==> flow/design.v <==
`timescale 1ns / 1ps
module BMU( HD1, HD2, HD3, HD4, HD5, HD6, HD7, HD8, HD9, HD10, HD11, HD12, HD13, HD14, HD15, HD16, Rx, len, clock, reset
    );
output  [1:0] HD1;
output  [1:0] HD2;
output  [1:0] HD3;
output  [1:0] HD4;
output  [1:0] HD5;
output  [1:0] HD6;
output  [1:0] HD7;
output  [1:0] HD8;
output  [1:0] HD9;
output  [1:0] HD10;
output  [1:0] HD11;
output  [1:0] HD12;
output  [1:0] HD13;
output  [1:0] HD14;
output  [1:0] HD15;
output  [1:0] HD16;
input [1:0] Rx;
input len;
input reset;
input clock;
   reg [1:0] 	 HD1;
   reg [1:0] 	 HD2;
   reg [1:0] 	 HD3;
   reg [1:0] 	 HD4;
   reg [1:0] 	 HD5;
   reg [1:0] 	 HD6;
   reg [1:0] 	 HD7;
   reg [1:0] 	 HD8;
   reg [1:0] 	 HD9;
   reg [1:0] 	 HD10;
   reg [1:0] 	 HD11;
   reg [1:0] 	 HD12;
   reg [1:0] 	 HD13;
   reg [1:0] 	 HD14;
   reg [1:0] 	 HD15;
   reg [1:0] 	 HD16; 
always@(posedge clock or posedge reset)
begin
if(reset)
begin
HD1<=0; HD9<=0;
HD2<=0; HD10<=0;
HD3<=0; HD11<=0;
HD4<=0; HD12<=0;
HD5<=0; HD13<=0;
HD6<=0; HD14<=0;
HD7<=0; HD15<=0;
HD8<=0; HD16<=0;
end
else if(len)
begin
case(Rx)
					2'b00: begin
                         HD1 <=2'b00; HD2 <=2'b10; HD3 <=2'b01; HD4 <=2'b01;
                         HD5 <=2'b10; HD6 <=2'b00; HD7 <=2'b01; HD8 <=2'b01;
                         HD9 <=2'b10; HD10<=2'b00; HD11<=2'b01; HD12<=2'b01;
                         HD13<=2'b00; HD14<=2'b10; HD15<=2'b01; HD16<=2'b01;
                      end
               2'b01: begin
                         HD1 <=2'b01; HD2 <=2'b01; HD3 <=2'b00; HD4 <=2'b10;
                         HD5 <=2'b01; HD6 <=2'b01; HD7 <=2'b10; HD8 <=2'b00;
                         HD9 <=2'b01; HD10<=2'b01; HD11<=2'b10; HD12<=2'b00;
                         HD13<=2'b01; HD14<=2'b01; HD15<=2'b00; HD16<=2'b10;
                      end
               2'b10: begin
                         HD1 <=2'b01; HD2 <=2'b01; HD3 <=2'b10; HD4 <=2'b00;
                         HD5 <=2'b01; HD6 <=2'b01; HD7 <=2'b00; HD8 <=2'b10;
                         HD9 <=2'b01; HD10<=2'b01; HD11<=2'b00; HD12<=2'b10;
                         HD13<=2'b01; HD14<=2'b01; HD15<=2'b10; HD16<=2'b00;
                      end
               2'b11: begin
                         HD1 <=2'b10; HD2 <=2'b00; HD3 <=2'b01; HD4 <=2'b01;
                         HD5 <=2'b00; HD6 <=2'b10; HD7 <=2'b01; HD8 <=2'b01;
                         HD9 <=2'b00; HD10<=2'b10; HD11<=2'b01; HD12<=2'b01;
                         HD13<=2'b10; HD14<=2'b00; HD15<=2'b01; HD16<=2'b01;
                      end
          endcase 
end
end
endmodule
`timescale 1ns / 1ps
module Add_Compare(acs_pm_survivor, acs_label, acs_pm_ina, HD_ina, acs_pm_inb, HD_inb, norm, aen, clock, reset
    );
output [3:0] acs_pm_survivor;
output acs_label;
input [3:0] acs_pm_ina;
input [3:0] acs_pm_inb;
input [1:0] HD_ina;
input [1:0] HD_inb;
input [3:0] norm;
input aen;
input clock;
input reset;
reg [3:0] acs_pm_survivor;
reg  acs_label; 
reg [3:0] suma;
reg [3:0] sumb;
wire [4:0] adda = (acs_pm_ina - norm) + HD_ina;
wire [4:0] addb = (acs_pm_inb - norm) + HD_inb;
always@(posedge clock or posedge reset)
begin
if(reset)
suma<=0;
else
begin
if(aen && adda[4])
suma<=4'b1111;
else if(aen)
suma<=adda[3:0];
end
end
always@(posedge clock or posedge reset)
begin
if(reset)
sumb<=0;
else if(aen && addb[4])
sumb<=4'b1111;
else if(aen)
sumb<=addb[3:0];
end
always@(suma or sumb)
begin
if(suma<=sumb)
begin
acs_pm_survivor=suma;
acs_label=1'b0;
end
else
begin
acs_pm_survivor=sumb;
acs_label=1'b1;
end
end
endmodule
`timescale 1ns / 1ps
module ACSU(acs0_pm_out, acs1_pm_out, acs2_pm_out, acs3_pm_out, 
                 acs4_pm_out, acs5_pm_out, acs6_pm_out, acs7_pm_out,
                 acs0_label,  acs1_label,  acs2_label,  acs3_label, 
                 acs4_label,  acs5_label,  acs6_label,  acs7_label,
                 acs0_pm_ina,  acs0_pm_inb, HD0_ina, HD0_inb,
                 acs1_pm_ina,  acs1_pm_inb, HD1_ina, HD1_inb,
                 acs2_pm_ina,  acs2_pm_inb, HD2_ina, HD2_inb,
                 acs3_pm_ina,  acs3_pm_inb, HD3_ina, HD3_inb,
                 acs4_pm_ina,  acs4_pm_inb, HD4_ina, HD4_inb,
                 acs5_pm_ina,  acs5_pm_inb, HD5_ina, HD5_inb,
                 acs6_pm_ina,  acs6_pm_inb, HD6_ina, HD6_inb,
                 acs7_pm_ina,  acs7_pm_inb, HD7_ina, HD7_inb,
                 norm, aen, clock, reset
                );
   output [3:0] acs0_pm_out;
   output [3:0] acs1_pm_out;
   output [3:0] acs2_pm_out;
   output [3:0] acs3_pm_out;
   output [3:0] acs4_pm_out;
   output [3:0] acs5_pm_out;
   output [3:0] acs6_pm_out;
   output [3:0] acs7_pm_out;
   output  acs0_label;
   output  acs1_label;
   output  acs2_label;
   output  acs3_label;
   output  acs4_label;
   output  acs5_label;
   output  acs6_label;
   output  acs7_label;
   input [3:0]  acs0_pm_ina;
   input [3:0]  acs1_pm_ina;
   input [3:0]  acs2_pm_ina;
   input [3:0]  acs3_pm_ina;
   input [3:0]  acs4_pm_ina;
   input [3:0]  acs5_pm_ina;
   input [3:0]  acs6_pm_ina;
   input [3:0]  acs7_pm_ina;
   input [3:0]  acs0_pm_inb;
   input [3:0]  acs1_pm_inb;
   input [3:0]  acs2_pm_inb;
   input [3:0]  acs3_pm_inb;
   input [3:0]  acs4_pm_inb;
   input [3:0]  acs5_pm_inb;
   input [3:0]  acs6_pm_inb;
   input [3:0]  acs7_pm_inb;
   input [1:0] 	   HD0_ina;
   input [1:0] 	   HD1_ina;
   input [1:0] 	   HD2_ina;
   input [1:0] 	   HD3_ina;
   input [1:0] 	   HD4_ina;
   input [1:0] 	   HD5_ina;
   input [1:0] 	   HD6_ina;
   input [1:0] 	   HD7_ina;
   input [1:0] 	   HD0_inb;
   input [1:0] 	   HD1_inb;
   input [1:0] 	   HD2_inb;
   input [1:0] 	   HD3_inb;
   input [1:0] 	   HD4_inb;
   input [1:0] 	   HD5_inb;
   input [1:0] 	   HD6_inb;
   input [1:0] 	   HD7_inb;   
   input [3:0] norm;
   input aen;
   input clock;
   input reset;
Add_Compare DUT0 (.acs_pm_survivor(acs0_pm_out), 
               .acs_label(acs0_label),
               .acs_pm_ina(acs0_pm_ina), 
               .HD_ina(HD0_ina), 
               .acs_pm_inb(acs0_pm_inb), 
               .HD_inb(HD0_inb),
               .norm(norm),
               .aen(aen),
               .clock(clock),
               .reset(reset)
              );
Add_Compare DUT1 (.acs_pm_survivor(acs1_pm_out),
               .acs_label(acs1_label), 
               .acs_pm_ina(acs1_pm_ina), 
               .HD_ina(HD1_ina), 
               .acs_pm_inb(acs1_pm_inb), 
               .HD_inb(HD1_inb),
               .norm(norm),
               .aen(aen),
               .clock(clock),
               .reset(reset)
              );
Add_Compare DUT2 (.acs_pm_survivor(acs2_pm_out), 
               .acs_label(acs2_label),
               .acs_pm_ina(acs2_pm_ina), 
               .HD_ina(HD2_ina),
               .acs_pm_inb(acs2_pm_inb), 
               .HD_inb(HD2_inb),
               .norm(norm),
               .aen(aen),
               .clock(clock),
               .reset(reset)
              );
Add_Compare DUT3 (.acs_pm_survivor(acs3_pm_out), 
               .acs_label(acs3_label),
               .acs_pm_ina(acs3_pm_ina), 
               .HD_ina(HD3_ina),
               .acs_pm_inb(acs3_pm_inb), 
               .HD_inb(HD3_inb),
               .norm(norm),
               .aen(aen),
               .clock(clock),
               .reset(reset)
              );
Add_Compare DUT4 (.acs_pm_survivor(acs4_pm_out), 
               .acs_label(acs4_label),
               .acs_pm_ina(acs4_pm_ina), 
               .HD_ina(HD4_ina),
               .acs_pm_inb(acs4_pm_inb), 
               .HD_inb(HD4_inb),
               .norm(norm),
               .aen(aen),
               .clock(clock),
               .reset(reset)
              );
Add_Compare DUT5 (.acs_pm_survivor(acs5_pm_out), 
               .acs_label(acs5_label),
               .acs_pm_ina(acs5_pm_ina), 
               .HD_ina(HD5_ina),
               .acs_pm_inb(acs5_pm_inb), 
               .HD_inb(HD5_inb),               
               .norm(norm),
               .aen(aen),
               .clock(clock),
               .reset(reset)
               );
Add_Compare DUT6 (.acs_pm_survivor(acs6_pm_out), 
               .acs_label(acs6_label),
               .acs_pm_ina(acs6_pm_ina), 
               .HD_ina(HD6_ina),
               .acs_pm_inb(acs6_pm_inb), 
               .HD_inb(HD6_inb),
               .norm(norm),
               .aen(aen),
               .clock(clock),
               .reset(reset)
              );
Add_Compare DUT7 (.acs_pm_survivor(acs7_pm_out), 
               .acs_label(acs7_label),
               .acs_pm_ina(acs7_pm_ina), 
               .HD_ina(HD7_ina),
               .acs_pm_inb(acs7_pm_inb), 
               .HD_inb(HD7_inb),
               .norm(norm),
               .aen(aen),
               .clock(clock),
               .reset(reset)
              );
endmodule 
`timescale 1ns / 1ps
module Decision( bstate, flag_metric, in0, in1, in2, in3, in4 ,in5, in6, in7);
output [2:0] bstate;
output [3:0] flag_metric;
input [3:0] in0;
input [3:0] in1;
input [3:0] in2;
input [3:0] in3;
input [3:0] in4;
input [3:0] in5;
input [3:0] in6;
input [3:0] in7;
reg [2:0] bstate;
reg [3:0] min01;
reg [3:0] min23;
reg [3:0] min45;
reg [3:0] min67;
reg [3:0] min0123;
reg [3:0] min4567;
reg [3:0] flag_metric; 
always@(*)
begin
if(in0<=in1)
min01=in0;
else
min01=in1;
if(in2<=in3)
min23=in2;
else
min23=in3;
if(in4<=in5)
min45=in4;
else
min45=in5;
if(in6<=in7)
min67=in6;
else
min67=in7;
if(min01<=min23)
min0123=min01;
else
min0123=min23;
if(min45<=min67)
min4567=min45;
else
min4567=min67;
if(min0123<=min4567)
flag_metric=min0123;
else
flag_metric=min4567;
end
always@(*)
begin
bstate=3'b000;
if(flag_metric==in0)
bstate=3'b000;
if(flag_metric==in1)
bstate=3'b001;
if(flag_metric==in2)
bstate=3'b010;
if(flag_metric==in3)
bstate=3'b011;
if(flag_metric==in4)
bstate=3'b100;
if(flag_metric==in5)
bstate=3'b101;
if(flag_metric==in6)
bstate=3'b110;
if(flag_metric==in7)
bstate=3'b111;
end
endmodule
module controlpath (Dx,  oen,  len, aen, 
                     A0_out, A1_out, A2_out, A3_out, A4_out, A5_out, A6_out, A7_out,
                     A0_in,  A1_in,  A2_in,  A3_in,  A4_in,  A5_in,  A6_in,  A7_in,
                     acs0_label,  acs1_label,  acs2_label,  acs3_label,  acs4_label,  acs5_label,  acs6_label,  acs7_label,
                     min_metric, seqrdy, reset, clock 
                    );
   output  Dx;
   output [3:0] min_metric;
   output           oen;
   output           len;
   output          aen;
   output [3:0] A0_out;
   output [3:0] A1_out;
   output [3:0] A2_out;
   output [3:0] A3_out;
   output [3:0] A4_out;
   output [3:0] A5_out;
   output [3:0] A6_out;
   output [3:0] A7_out;
   input [3:0] A0_in;
   input [3:0] A1_in;
   input [3:0] A2_in;
   input [3:0] A3_in;
   input [3:0] A4_in;
   input [3:0] A5_in;
   input [3:0] A6_in;
   input [3:0] A7_in;
   input   acs0_label;
   input   acs1_label;
   input   acs2_label;
   input   acs3_label;
   input   acs4_label;
   input   acs5_label;
   input   acs6_label;
   input   acs7_label;
   input 	  seqrdy;
   input 	  reset;
   input 	  clock;
   reg [14:0]   P0;
   reg [14:0]   P1;
   reg [14:0]   P2;
   reg [14:0]   P3;
   reg [14:0]   P4;
   reg [14:0]   P5;
   reg [14:0]   P6;
   reg [14:0]   P7;
   reg [3:0]   A0;
   reg [3:0]   A1;
   reg [3:0]   A2;
   reg [3:0]   A3;
   reg [3:0]   A4;
   reg [3:0]   A5;
   reg [3:0]   A6;
   reg [3:0]   A7;
   reg [3:0] 	  write_ptr;
   reg [3:0] 	  trace_ptr;
   reg [2:0] 	  tb_reg;
   reg 		   len;
   reg 		  aen;
   reg 		  wen;
   reg 		  ten;
   reg 		   oen;
   parameter [6:0] 
                   RESET           =7'b0000001,
                   calc_HD         =7'b0000010,
                   add_HD          =7'b0000100,
                   write_state     =7'b0001000,
                   beststate       =7'b0010000,
                   traceback       =7'b0100000,
						 output_DX       =7'b1000000;
   reg [6:0] next_state;
   wire [2:0] min_state;
   Decision UUT_TB (.bstate(min_state), .flag_metric(min_metric),
                         .in0(A0_out), .in1(A1_out), .in2(A2_out), .in3(A3_out), 
                         .in4(A4_out), .in5(A5_out), .in6(A6_out), .in7(A7_out));
   assign Dx = ( oen) ? tb_reg[0] : 1'b0;
   assign A0_out = (write_ptr>0) ? A0_in:A0;
   assign A1_out = (write_ptr>0) ? A1_in:A1;
   assign A2_out = (write_ptr>0) ? A2_in:A2;
   assign A3_out = (write_ptr>0) ? A3_in:A3;
   assign A4_out = (write_ptr>0) ? A4_in:A4;
   assign A5_out = (write_ptr>0) ? A5_in:A5;
   assign A6_out = (write_ptr>0) ? A6_in:A6;
   assign A7_out = (write_ptr>0) ? A7_in:A7;
   always @(posedge clock or posedge reset)
     begin
	if (reset)
	  begin
	     P0 <=0; P1 <=0; P2 <=0; P3 <=0; P4 <=0; P5 <=0; P6 <=0; P7 <=0;
	  end
	else
	  begin
             if (wen && write_ptr>0)
               begin
                  P0   <={acs0_label, P0[14:1]};									 
                  P1   <={acs1_label, P1[14:1]};									 
                  P2   <={acs2_label, P2[14:1]};
                  P3   <={acs3_label, P3[14:1]};
                  P4   <={acs4_label, P4[14:1]};
                  P5   <={acs5_label, P5[14:1]};
                  P6   <={acs6_label, P6[14:1]};
                  P7   <={acs7_label, P7[14:1]};		  
               end	  
      end
	  end
   always @(posedge clock or posedge reset)
     begin
	if (reset)
	  begin
	     A0 <=0;       A1 <=4'b1111; A2 <=4'b1111; A3 <=4'b1111; 
             A4 <=4'b1111; A5 <=4'b1111; A6 <=4'b1111; A7 <=4'b1111;
	  end
	else
	  begin
             if (wen)
               begin
                  A0 <=A0_in; A1 <=A1_in; A2 <=A2_in; A3 <=A3_in; 
                  A4 <=A4_in; A5 <=A5_in; A6 <=A6_in; A7 <=A7_in;
               end
	  end
     end
   always @(posedge clock or posedge reset)
     begin
	if (reset)
	  tb_reg <=0;
	else
	  begin
	     if (next_state==write_state)
	        tb_reg <=min_state;
	     else if (ten)
               begin
                  case (tb_reg)
                    3'b000 : tb_reg <={P0[trace_ptr],tb_reg[2:1]};
                    3'b001 : tb_reg <={P1[trace_ptr],tb_reg[2:1]};
                    3'b010 : tb_reg <={P2[trace_ptr],tb_reg[2:1]};
                    3'b011 : tb_reg <={P3[trace_ptr],tb_reg[2:1]};
                    3'b100 : tb_reg <={P4[trace_ptr],tb_reg[2:1]};
                    3'b101 : tb_reg <={P5[trace_ptr],tb_reg[2:1]};
                    3'b110 : tb_reg <={P6[trace_ptr],tb_reg[2:1]};
                    3'b111 : tb_reg <={P7[trace_ptr],tb_reg[2:1]};
                  endcase
	       end
	  end
     end
   always @ (posedge clock or posedge reset)
     begin
        if (reset)
          begin
              len <=0; aen <=0; wen <=0; ten <=0;  oen <=0;
	     write_ptr    <=0;
	     trace_ptr    <=0;
             next_state   <= RESET;
          end
        else
          begin
             case(next_state)
               RESET:      begin
		             if (seqrdy)
			       begin
                                   len <=0; aen <=0; wen <=0; ten <=0;  oen <=0;
                                  next_state <=calc_HD;
			       end
		             else
			       next_state <=RESET;
                           end  
               calc_HD:    begin
                               len <=1; aen <=0; wen <=0; ten <=0;  oen <=0;
                              next_state   <= add_HD;
                           end 
               add_HD:        begin
                             if (seqrdy)
                               begin
                               len <=0; aen <=1; wen <=0; ten <=0;  oen <=0;
                              next_state   <= write_state;
                               end
                             else
                              next_state   <= add_HD;
                           end 
               write_state: begin
                                 if (write_ptr < 14)
                                   begin
                                       len <=0; aen <=0; wen <=1; ten <=0;  oen <=0;
				      write_ptr <=write_ptr+1;
                                      next_state   <= calc_HD;
                                   end
                                else if (write_ptr == 14)
                                   begin
				       len <=0; aen <=0; wen <=1; ten <=0;  oen <=0;
				      write_ptr <=write_ptr+1;
                                      next_state   <= beststate;
			           end
                              end  
               beststate:    begin
                                  len <=0; aen <=0; wen <=0; ten <=0;  oen <=0;
		                 ;
		                 write_ptr    <=14;
		  		 trace_ptr    <=14;
                                 next_state   <= traceback;
                              end 
               traceback:     begin
                                 if (trace_ptr >1)
                                   begin
                                       len <=0; aen <=0; wen <=0; ten <=1;  oen <=0;
		                      trace_ptr    <=trace_ptr-1; 
                                      next_state   <= traceback;
                                   end	    
                                 else if (trace_ptr == 1) 
                                   begin
                                       len <=0; aen <=0; wen <=0; ten <=0;  oen <=0;
                                      next_state   <= output_DX;
	                           end
                              end 
               output_DX:     begin
                                       len <=0; aen <=0; wen <=0; ten <=0;  oen <=1;
                                      next_state   <= calc_HD;
                end 
	    endcase 
	 end 
   end 
endmodule
`timescale 1ns / 1ps
module Viterbi(Dx, Rx, oen, rxrdy, clock, seqrdy,reset
    );
output Dx;
output oen;
output rxrdy;
input [1:0] Rx;
input seqrdy;
input reset;
input clock;
wire[3:0] A0_out;
wire[3:0] A1_out;
wire[3:0] A2_out;
wire[3:0] A3_out;
wire[3:0] A4_out;
wire[3:0] A5_out;
wire[3:0] A6_out;
wire[3:0] A7_out;
 wire [3:0] acs0_pm_out;
 wire [3:0] acs1_pm_out;
 wire [3:0] acs2_pm_out;
 wire [3:0] acs3_pm_out;
 wire [3:0] acs4_pm_out;
 wire [3:0] acs5_pm_out;   
 wire [3:0] acs6_pm_out;   
 wire [3:0] acs7_pm_out;
wire acs0_label;
wire acs1_label;
wire acs2_label;
wire acs3_label;
wire acs4_label;
wire acs5_label;
wire acs6_label;
wire acs7_label;
wire len;
wire aen;
wire [3:0] min_metric;
assign rxrdy = len;
wire [1:0] HD1;	wire [1:0] HD9;
wire [1:0] HD2;	wire [1:0] HD10;
wire [1:0] HD3;   wire [1:0] HD11;
wire [1:0] HD4;	wire [1:0] HD12;
wire [1:0] HD5;	wire [1:0] HD13;
wire [1:0] HD6;	wire [1:0] HD14;
wire [1:0] HD7;	wire [1:0] HD15;
wire [1:0] HD8;	wire [1:0] HD16;
BMU U1(.HD1(HD1), .HD2(HD2), .HD3(HD3), .HD4(HD4), .HD5(HD5), .HD6(HD6), .HD7(HD7), .HD8(HD8), .HD9(HD9), .HD10(HD10), .HD11(HD11), .HD12(HD12), .HD13(HD13), .HD14(HD14), .HD15(HD15), .HD16(HD16), .Rx(Rx), .len(len & seqrdy), .clock(clock), .reset(reset)
);
ACSU U2(.acs0_pm_out(acs0_pm_out), .acs1_pm_out(acs1_pm_out), 
              .acs2_pm_out(acs2_pm_out), .acs3_pm_out(acs3_pm_out), 
              .acs4_pm_out(acs4_pm_out), .acs5_pm_out(acs5_pm_out), 
              .acs6_pm_out(acs6_pm_out), .acs7_pm_out(acs7_pm_out),
              .acs0_label(acs0_label),   .acs1_label(acs1_label), 
              .acs2_label(acs2_label),   .acs3_label(acs3_label), 
              .acs4_label(acs4_label),   .acs5_label(acs5_label), 
              .acs6_label(acs6_label),   .acs7_label(acs7_label),
              .acs0_pm_ina(A0_out),  .acs0_pm_inb(A4_out), .HD0_ina(HD1), .HD0_inb(HD9),
              .acs1_pm_ina(A0_out),  .acs1_pm_inb(A4_out), .HD1_ina(HD2), .HD1_inb(HD10),
              .acs2_pm_ina(A1_out),  .acs2_pm_inb(A5_out), .HD2_ina(HD3), .HD2_inb(HD11),
              .acs3_pm_ina(A1_out),  .acs3_pm_inb(A5_out), .HD3_ina(HD4), .HD3_inb(HD12),
              .acs4_pm_ina(A2_out),  .acs4_pm_inb(A6_out), .HD4_ina(HD5), .HD4_inb(HD13),
              .acs5_pm_ina(A2_out),  .acs5_pm_inb(A6_out), .HD5_ina(HD6), .HD5_inb(HD14),
              .acs6_pm_ina(A3_out),  .acs6_pm_inb(A7_out), .HD6_ina(HD7), .HD6_inb(HD15),
              .acs7_pm_ina(A3_out),  .acs7_pm_inb(A7_out), .HD7_ina(HD8), .HD7_inb(HD16),
	      .norm(min_metric), .aen(aen), .reset(reset), .clock(clock)
              );
				 controlpath U3(.Dx(Dx), .oen(oen), .len(len), .aen(aen), 
                 .A0_out(A0_out), .A1_out(A1_out), .A2_out(A2_out), .A3_out(A3_out), 
                 .A4_out(A4_out), .A5_out(A5_out), .A6_out(A6_out), .A7_out(A7_out),
                 .A0_in(acs0_pm_out), .A1_in(acs1_pm_out), .A2_in(acs2_pm_out), .A3_in(acs3_pm_out),  
                 .A4_in(acs4_pm_out), .A5_in(acs5_pm_out), .A6_in(acs6_pm_out), .A7_in(acs7_pm_out),
                 .acs0_label(acs0_label), .acs1_label(acs1_label), .acs2_label(acs2_label), .acs3_label(acs3_label), 
                 .acs4_label(acs4_label), .acs5_label(acs5_label), .acs6_label(acs6_label), .acs7_label(acs7_label),
                 .min_metric(min_metric), .seqrdy(seqrdy), .reset(reset), .clock(clock)
                );
endmodule
# Reports on Viterbi
# What the tools print for Viterbi, step after step.
# Line numbers count from 1 in the design file above.
# Operators carry their Yosys type and port widths (W data, S select, Z words).
# Library cell names are shortened.
# Not given: n/a
[design]
top_module = "Viterbi"
clock = "clock"
cell_library = "sky130hd"
corner = "tt_025C_1v80"

# Word-level counts
# Source: Yosys, flattened and elaborated, memories not mapped. Widths are those after wreduce. Registers that Yosys merges into a memory's read port (data or address) are not register bits. Print and check cells do not count. Equal cells are merged and count once.
[bits]
latchBits = 0
mem_bits_rw = 0
out_inout_bits = 3
rom_bits = 0
input_bits = 5
clocked_rd_ports_x_width = 0
reg_bits = 247
mem_count = 0
word_cells = 289
[classes]
bitwise = 1
cmp = 18
div = 0
eq_ne = 32
reduce_and_logical = 55
mux = 104
n_shift = 8
n_mul = 0
addsub = 26
[ops]
columns = ["op", "count"]
rows = [
  ["$mux W4", 59],
  ["$shiftx A15 B4 Y1", 8],
  ["$add A5 B2 Y5", 16],
  ["$le A4 B4 Y1", 15],
  ["$pmux W7 S7", 1],
  ["$sub A4 B4 Y5", 8],
  ["$reduce_bool A2 Y1", 19],
  ["$eq A4 B4 Y1", 7],
  ["$mux W7", 4],
  ["$pmux W3 S8", 1],
  ["$pmux W2 S3", 4],
  ["$mux W3", 8],
  ["$mux W1", 19],
  ["$logic_and A1 B1 Y1", 17],
  ["$pmux W4 S2", 2],
  ["$pmux W1 S5", 3],
  ["$eq A3 B3 Y1 const B", 4],
  ["$reduce_and A4 Y1", 3],
  ["$reduce_bool A6 Y1", 2],
  ["$reduce_or A2 Y1", 5],
  ["$gt A4 B1 Y1 const B", 2],
  ["$pmux W1 S4", 2],
  ["$eq A7 B1 Y1 const B", 1],
  ["$eq A7 B2 Y1 const B", 1],
  ["$eq A7 B3 Y1 const B", 1],
  ["$eq A7 B4 Y1 const B", 1],
  ["$eq A7 B5 Y1 const B", 1],
  ["$eq A7 B6 Y1 const B", 1],
]
# Other operator kinds: 24; their cells: 29.

# Logic depth
# Longest topological path by Yosys (ltp), each cell counted once; first at word level (registers and memories cut), then after technology mapping (sequential cells cut; the memories' decode and read muxes count).
[logic_depth]
ltp_word = 18
abc_area = 0
depth_mapped = 43
ltp_nobuf = 42

# After synthesis
# The flow's flattened synthesis, as Yosys stat reports it; memories are mapped. The netlist is that of the ABC_AREA named above (0 if unset); the other value can give another one.
# Totals and module areas in this step are rounded.
[synth_totals]
mapped_area_um2 = 16500
sequential_area_um2 = 6170
flip_flops = 245
mapped_cells = 1642
[types]
columns = ["cell_type", "count"]
rows = [
  ["dfrtp_1", 216],
  ["mux2_2", 135],
  ["ha_1", 118],
  ["dfstp_2", 29],
  ["a21oi_1", 132],
  ["nor2_1", 175],
  ["mux2i_1", 63],
  ["mux4_2", 27],
  ["fa_1", 24],
  ["inv_1", 122],
  ["o21ai_0", 77],
  ["xnor2_1", 32],
  ["nand2_1", 62],
  ["xor2_1", 26],
  ["clkbuf_1", 54],
  ["nor2b_1", 23],
  ["nand3_1", 26],
  ["a31oi_1", 20],
]
# Not listed: further types 57, cells in them 281.
# The figures by module come from a second, unflattened synthesis with its own total; it is not the netlist above.
[hier_totals]
hier_cells = 1638
area_unflattened_um2 = 17500
# Rows give one instance, submodules left out.
[modules]
columns = ["mod", "mod_area_um2", "mod_seq_area_um2", "n_cells", "instances"]
rows = [
  ["controlpath", 8360, 4420, 649, 1],
  ["Add_Compare", 866, 200, 89, 8],
  ["Decision", 1690, 0.0, 229, 1],
  ["BMU", 502, 150, 47, 1],
  ["Viterbi", 6.3, 0.0, 1, 1],
  ["ACSU", 0.0, 0.0, 0, 1],
]

# Timing after synthesis
# OpenSTA on the mapped netlist: ideal clock, no wires. The path of least setup slack (recovery checks aside). Input and output delay are each 20% of the period. Register names are those of the netlist, which keeps one name where synthesis merged equal registers.
[synth_path]
path_kind = "flip-flop to flip-flop"
from = "register U3.write_ptr[0]"
to = "register U2.DUT0.sumb[3]"
n_path_buf = 5
path_delay_ps = 8816
period_ps = 8000
t_arrival_ps = 8675
required_ps = 7859
launch_ps = 0
setup_slack_ps = -816
driving_pins = 38
synth_period_reached_ps = 8816
# "path_delay_ps" = arrival - input delay + setup time.
# "driving_pins" counts driving pins, that of a launching flip-flop among them; a cell with two outputs on the path counts twice.
# "synth_period_reached_ps" is the clock period less the worst setup slack; recovery checks do not enter. This is arithmetic on one report: input and output delays are still those of the set period (20% each).
# The rows between start and end are the longest chain of elaborated cells between them; the timing report does not say that the signal goes this way. Where chains are equally long, one stands for them.
# A line is the first line of the expression or statement that the cell stems from. Yosys adds cells for indexed reads and writes and turns some case tables into memories.
# A register here has more assigning lines than the two given.
[synth_via]
path_cell_list = "dfrtp_1 > inv_1 > ha_1 > nand2_1 > clkbuf_1 > clkbuf_1 > clkbuf_1 > buf_1 > buf_1 > o21ai_0 > ha_1 > and3b_1 > a2111oi_4 > o21ai_1 > nor3b_1 > a221o_1 > ha_1 > o21a_1 > [... 2 more ...] > mux2i_1 > ha_1 > a21oi_1 > a21oi_1 > maj3_1 > a22o_1 > o21ai_0 > ha_1 > fa_1 > inv_1 > ha_1 > a21oi_1 > nor3_1 > a21oi_1 > o31ai_1 > a211oi_1 > xnor2_1 > a31oi_1"
elab_chain_len = 12
cone_cells = 29
classes_between = "2 x add/sub; 8 x compare; 17 x mux; 2 x reduce/logical"
[synth_rtl]
columns = ["item", "line_no", "source"]
rows = [
  ["start, declared", 420, "reg [3:0] write_ptr;"],
  ["start, assigned", 548, "write_ptr <=write_ptr+1;"],
  ["start, assigned", 554, "write_ptr <=write_ptr+1;"],
  ["$gt A4 B1 Y1", 442, "assign A0_out = (write_ptr>0) ? A0_in:A0;"],
  ["$mux W4", 442, ""],
  ["$le A4 B4 Y1", 316, "if(in0<=in1)"],
  ["$mux W4", 316, ""],
  ["$le A4 B4 Y1", 332, "if(min01<=min23)"],
  ["$mux W4", 332, ""],
  ["$le A4 B4 Y1", 340, "if(min0123<=min4567)"],
  ["$mux W4", 340, ""],
  ["$sub A4 B4 Y5", 102, "wire [4:0] addb = (acs_pm_inb - norm) + HD_inb;"],
  ["$add A5 B2 Y5", 102, ""],
  ["$mux W4", 121, "else if(aen)"],
  ["$mux W4", 119, "else if(aen && addb[4])"],
  ["end, assigned", 118, "sumb<=0;"],
  ["end, assigned", 122, "sumb<=addb[3:0];"],
  ["end, declared", 100, "reg [3:0] sumb;"],
]

# Worst path after layout
# From the final timing report of run 1: the path of least setup slack in the routed layout; clock arrival at registers is part of the times.
# The report prints the path's times to 10 ps; the period is as set.
[layout_path]
path_kind = "flip-flop to flip-flop"
from = "register U2.DUT4.suma[2]"
to = "register U2.DUT2.suma[3]"
n_path_buf = 3
period_ps = 8000
required_ps = 8500
launch_ps = 580
setup_slack_ps = 120
t_arrival_ps = 8380
driving_pins = 36
# The rows between start and end are the longest chain of elaborated cells between them; the timing report does not say that the signal goes this way. Where chains are equally long, one stands for them.
# A register here has more assigning lines than the two given.
[layout_via]
path_cell_list = "dfrtp_1 > ha_1 > or2_4 > o311ai_4 > or2_4 > nor2_1 > a21oi_2 > a21oi_2 > ha_1 > nor2b_4 > o21ai_2 > a221o_1 > buf_4 > mux2_4 > ha_4 > a21oi_1 > maj3_2 > a22oi_2 > mux2i_1 > inv_1 > ha_4 > buf_4 > a21oi_2 > maj3_2 > a22o_4 > mux2_4 > buf_6 > fa_1 > inv_4 > ha_4 > a21oi_4 > o21ai_2 > mux2i_1 > o221ai_1 > mux2_2 > o211ai_1"
elab_chain_len = 13
cone_cells = 15
classes_between = "2 x add/sub; 4 x compare; 7 x mux; 2 x reduce/logical"
[layout_rtl]
columns = ["item", "line_no", "source"]
rows = [
  ["start, declared", 99, "reg [3:0] suma;"],
  ["start, assigned", 106, "suma<=0;"],
  ["start, assigned", 112, "suma<=adda[3:0];"],
  ["$le A4 B4 Y1", 126, "if(suma<=sumb)"],
  ["$mux W4", 126, ""],
  ["$mux W4", 446, "assign A4_out = (write_ptr>0) ? A4_in:A4;"],
  ["$le A4 B4 Y1", 324, "if(in4<=in5)"],
  ["$mux W4", 324, ""],
  ["$le A4 B4 Y1", 336, "if(min45<=min67)"],
  ["$mux W4", 336, ""],
  ["$le A4 B4 Y1", 340, "if(min0123<=min4567)"],
  ["$mux W4", 340, ""],
  ["$sub A4 B4 Y5", 101, "wire [4:0] adda = (acs_pm_ina - norm) + HD_ina;"],
  ["$add A5 B2 Y5", 101, ""],
  ["$mux W4", 111, "else if(aen)"],
  ["$mux W4", 109, "if(aen && adda[4])"],
  ["end, assigned", 110, "suma<=4'b1111;"],
  ["end, assigned", 112, ""],
  ["end, declared", 99, ""],
]

## Implementation results

Viterbi through Yosys and OpenROAD on sky130hd: 3 stored runs, unordered, with their settings and measured results. The constraints put input and output delay at 20% of the set period each and load the outputs with 0.01 pF.
"timing.achieved_period_ps" = clock period - worst setup slack. The figure is calculated, with input and output delays left at 20% of the set period.
By "critical_path_time_ps" is meant the share of the clock period that the worst setup path is allowed (20% is reserved at inputs, 20% at outputs), minus its slack. Clock arrival times at its registers enter into it.
"critical_path_time_ps" is given in steps of 10 ps.
Results are given in rounded form.

# run 1
==> flow/run.sh <==
#!/bin/bash
# the make line also repeats the synthesis and layout settings of config.mk as NAME=value (left out here)
make -C /OpenROAD-flow-scripts/flow DESIGN_CONFIG=/design/flow/config.mk WORK_HOME=/design/flow/orfs CLKGATE_MAP_FILE= finish
==> flow/config.mk <==
export PLATFORM = sky130hd
export DESIGN_NAME = Viterbi
export DESIGN_NICKNAME = Viterbi
export VERILOG_FILES = /design/flow/design.v
export SDC_FILE = /design/flow/constraint.sdc
export NUM_CORES = 4
export LEC_CHECK = 0
export CAP_MARGIN = 20
export CORE_MARGIN = 2
export CORE_UTILIZATION = 40
export SLEW_MARGIN = 20
==> flow/constraint.sdc <==
create_clock -name core_clock -period 8.0 [get_ports {clock}]
set_input_delay 1.6000 -clock core_clock [delete_from_list [all_inputs] [get_ports {clock}]]
set_output_delay 1.6000 -clock core_clock [all_outputs]
set_load 0.01 [all_outputs]

==> run 1: results <==
final_util_frac=0.493
critical_path_time_ps=7880
timing.worst_path_kind="flip-flop to flip-flop"
timing.achieved_period_ps=7882
finish.stdcell_area_um2=20100
design_die_area_um2=42900
synth_area_um2=16500
timing.setup.tns_ps=0
ws_setup_ps=118
holdWs_ps=477

# run 2
==> flow/run.sh <==
#!/bin/bash
# the make line also repeats the synthesis and layout settings of config.mk as NAME=value (left out here)
make -C /OpenROAD-flow-scripts/flow DESIGN_CONFIG=/design/flow/config.mk WORK_HOME=/design/flow/orfs CLKGATE_MAP_FILE= finish
==> flow/config.mk <==
export PLATFORM = sky130hd
export DESIGN_NAME = Viterbi
export DESIGN_NICKNAME = Viterbi
export VERILOG_FILES = /design/flow/design.v
export SDC_FILE = /design/flow/constraint.sdc
export NUM_CORES = 4
export LEC_CHECK = 0
export CAP_MARGIN = 20
export CORE_MARGIN = 2
export CORE_UTILIZATION = 40
export SLEW_MARGIN = 20
==> flow/constraint.sdc <==
create_clock -name core_clock -period 7.97 [get_ports {clock}]
set_input_delay 1.5940 -clock core_clock [delete_from_list [all_inputs] [get_ports {clock}]]
set_output_delay 1.5940 -clock core_clock [all_outputs]
set_load 0.01 [all_outputs]

==> run 2: results <==
final_util_frac=0.497
critical_path_time_ps=7850
timing.worst_path_kind="flip-flop to flip-flop"
timing.achieved_period_ps=7845
finish.stdcell_area_um2=20300
design_die_area_um2=42900
synth_area_um2=16500
timing.setup.tns_ps=0
ws_setup_ps=125
holdWs_ps=485

# run 3
==> flow/run.sh <==
#!/bin/bash
# the make line also repeats the synthesis and layout settings of config.mk as NAME=value (left out here)
make -C /OpenROAD-flow-scripts/flow DESIGN_CONFIG=/design/flow/config.mk WORK_HOME=/design/flow/orfs CLKGATE_MAP_FILE= finish
==> flow/config.mk <==
export PLATFORM = sky130hd
export DESIGN_NAME = Viterbi
export DESIGN_NICKNAME = Viterbi
export VERILOG_FILES = /design/flow/design.v
export SDC_FILE = /design/flow/constraint.sdc
export NUM_CORES = 4
export LEC_CHECK = 0
export CAP_MARGIN = 20
export CORE_MARGIN = 2
export CORE_UTILIZATION = 40
export SETUP_SLACK_MARGIN = 1.35
export SLEW_MARGIN = 20
==> flow/constraint.sdc <==
create_clock -name core_clock -period 7.97 [get_ports {clock}]
set_input_delay 1.5940 -clock core_clock [delete_from_list [all_inputs] [get_ports {clock}]]
set_output_delay 1.5940 -clock core_clock [all_outputs]
set_load 0.01 [all_outputs]

==> run 3: results <==
final_util_frac=0.511
critical_path_time_ps=7960
timing.worst_path_kind="flip-flop to flip-flop"
timing.achieved_period_ps=7961
finish.stdcell_area_um2=20900
design_die_area_um2=42900
synth_area_um2=16500
timing.setup.tns_ps=0
ws_setup_ps=9
holdWs_ps=486
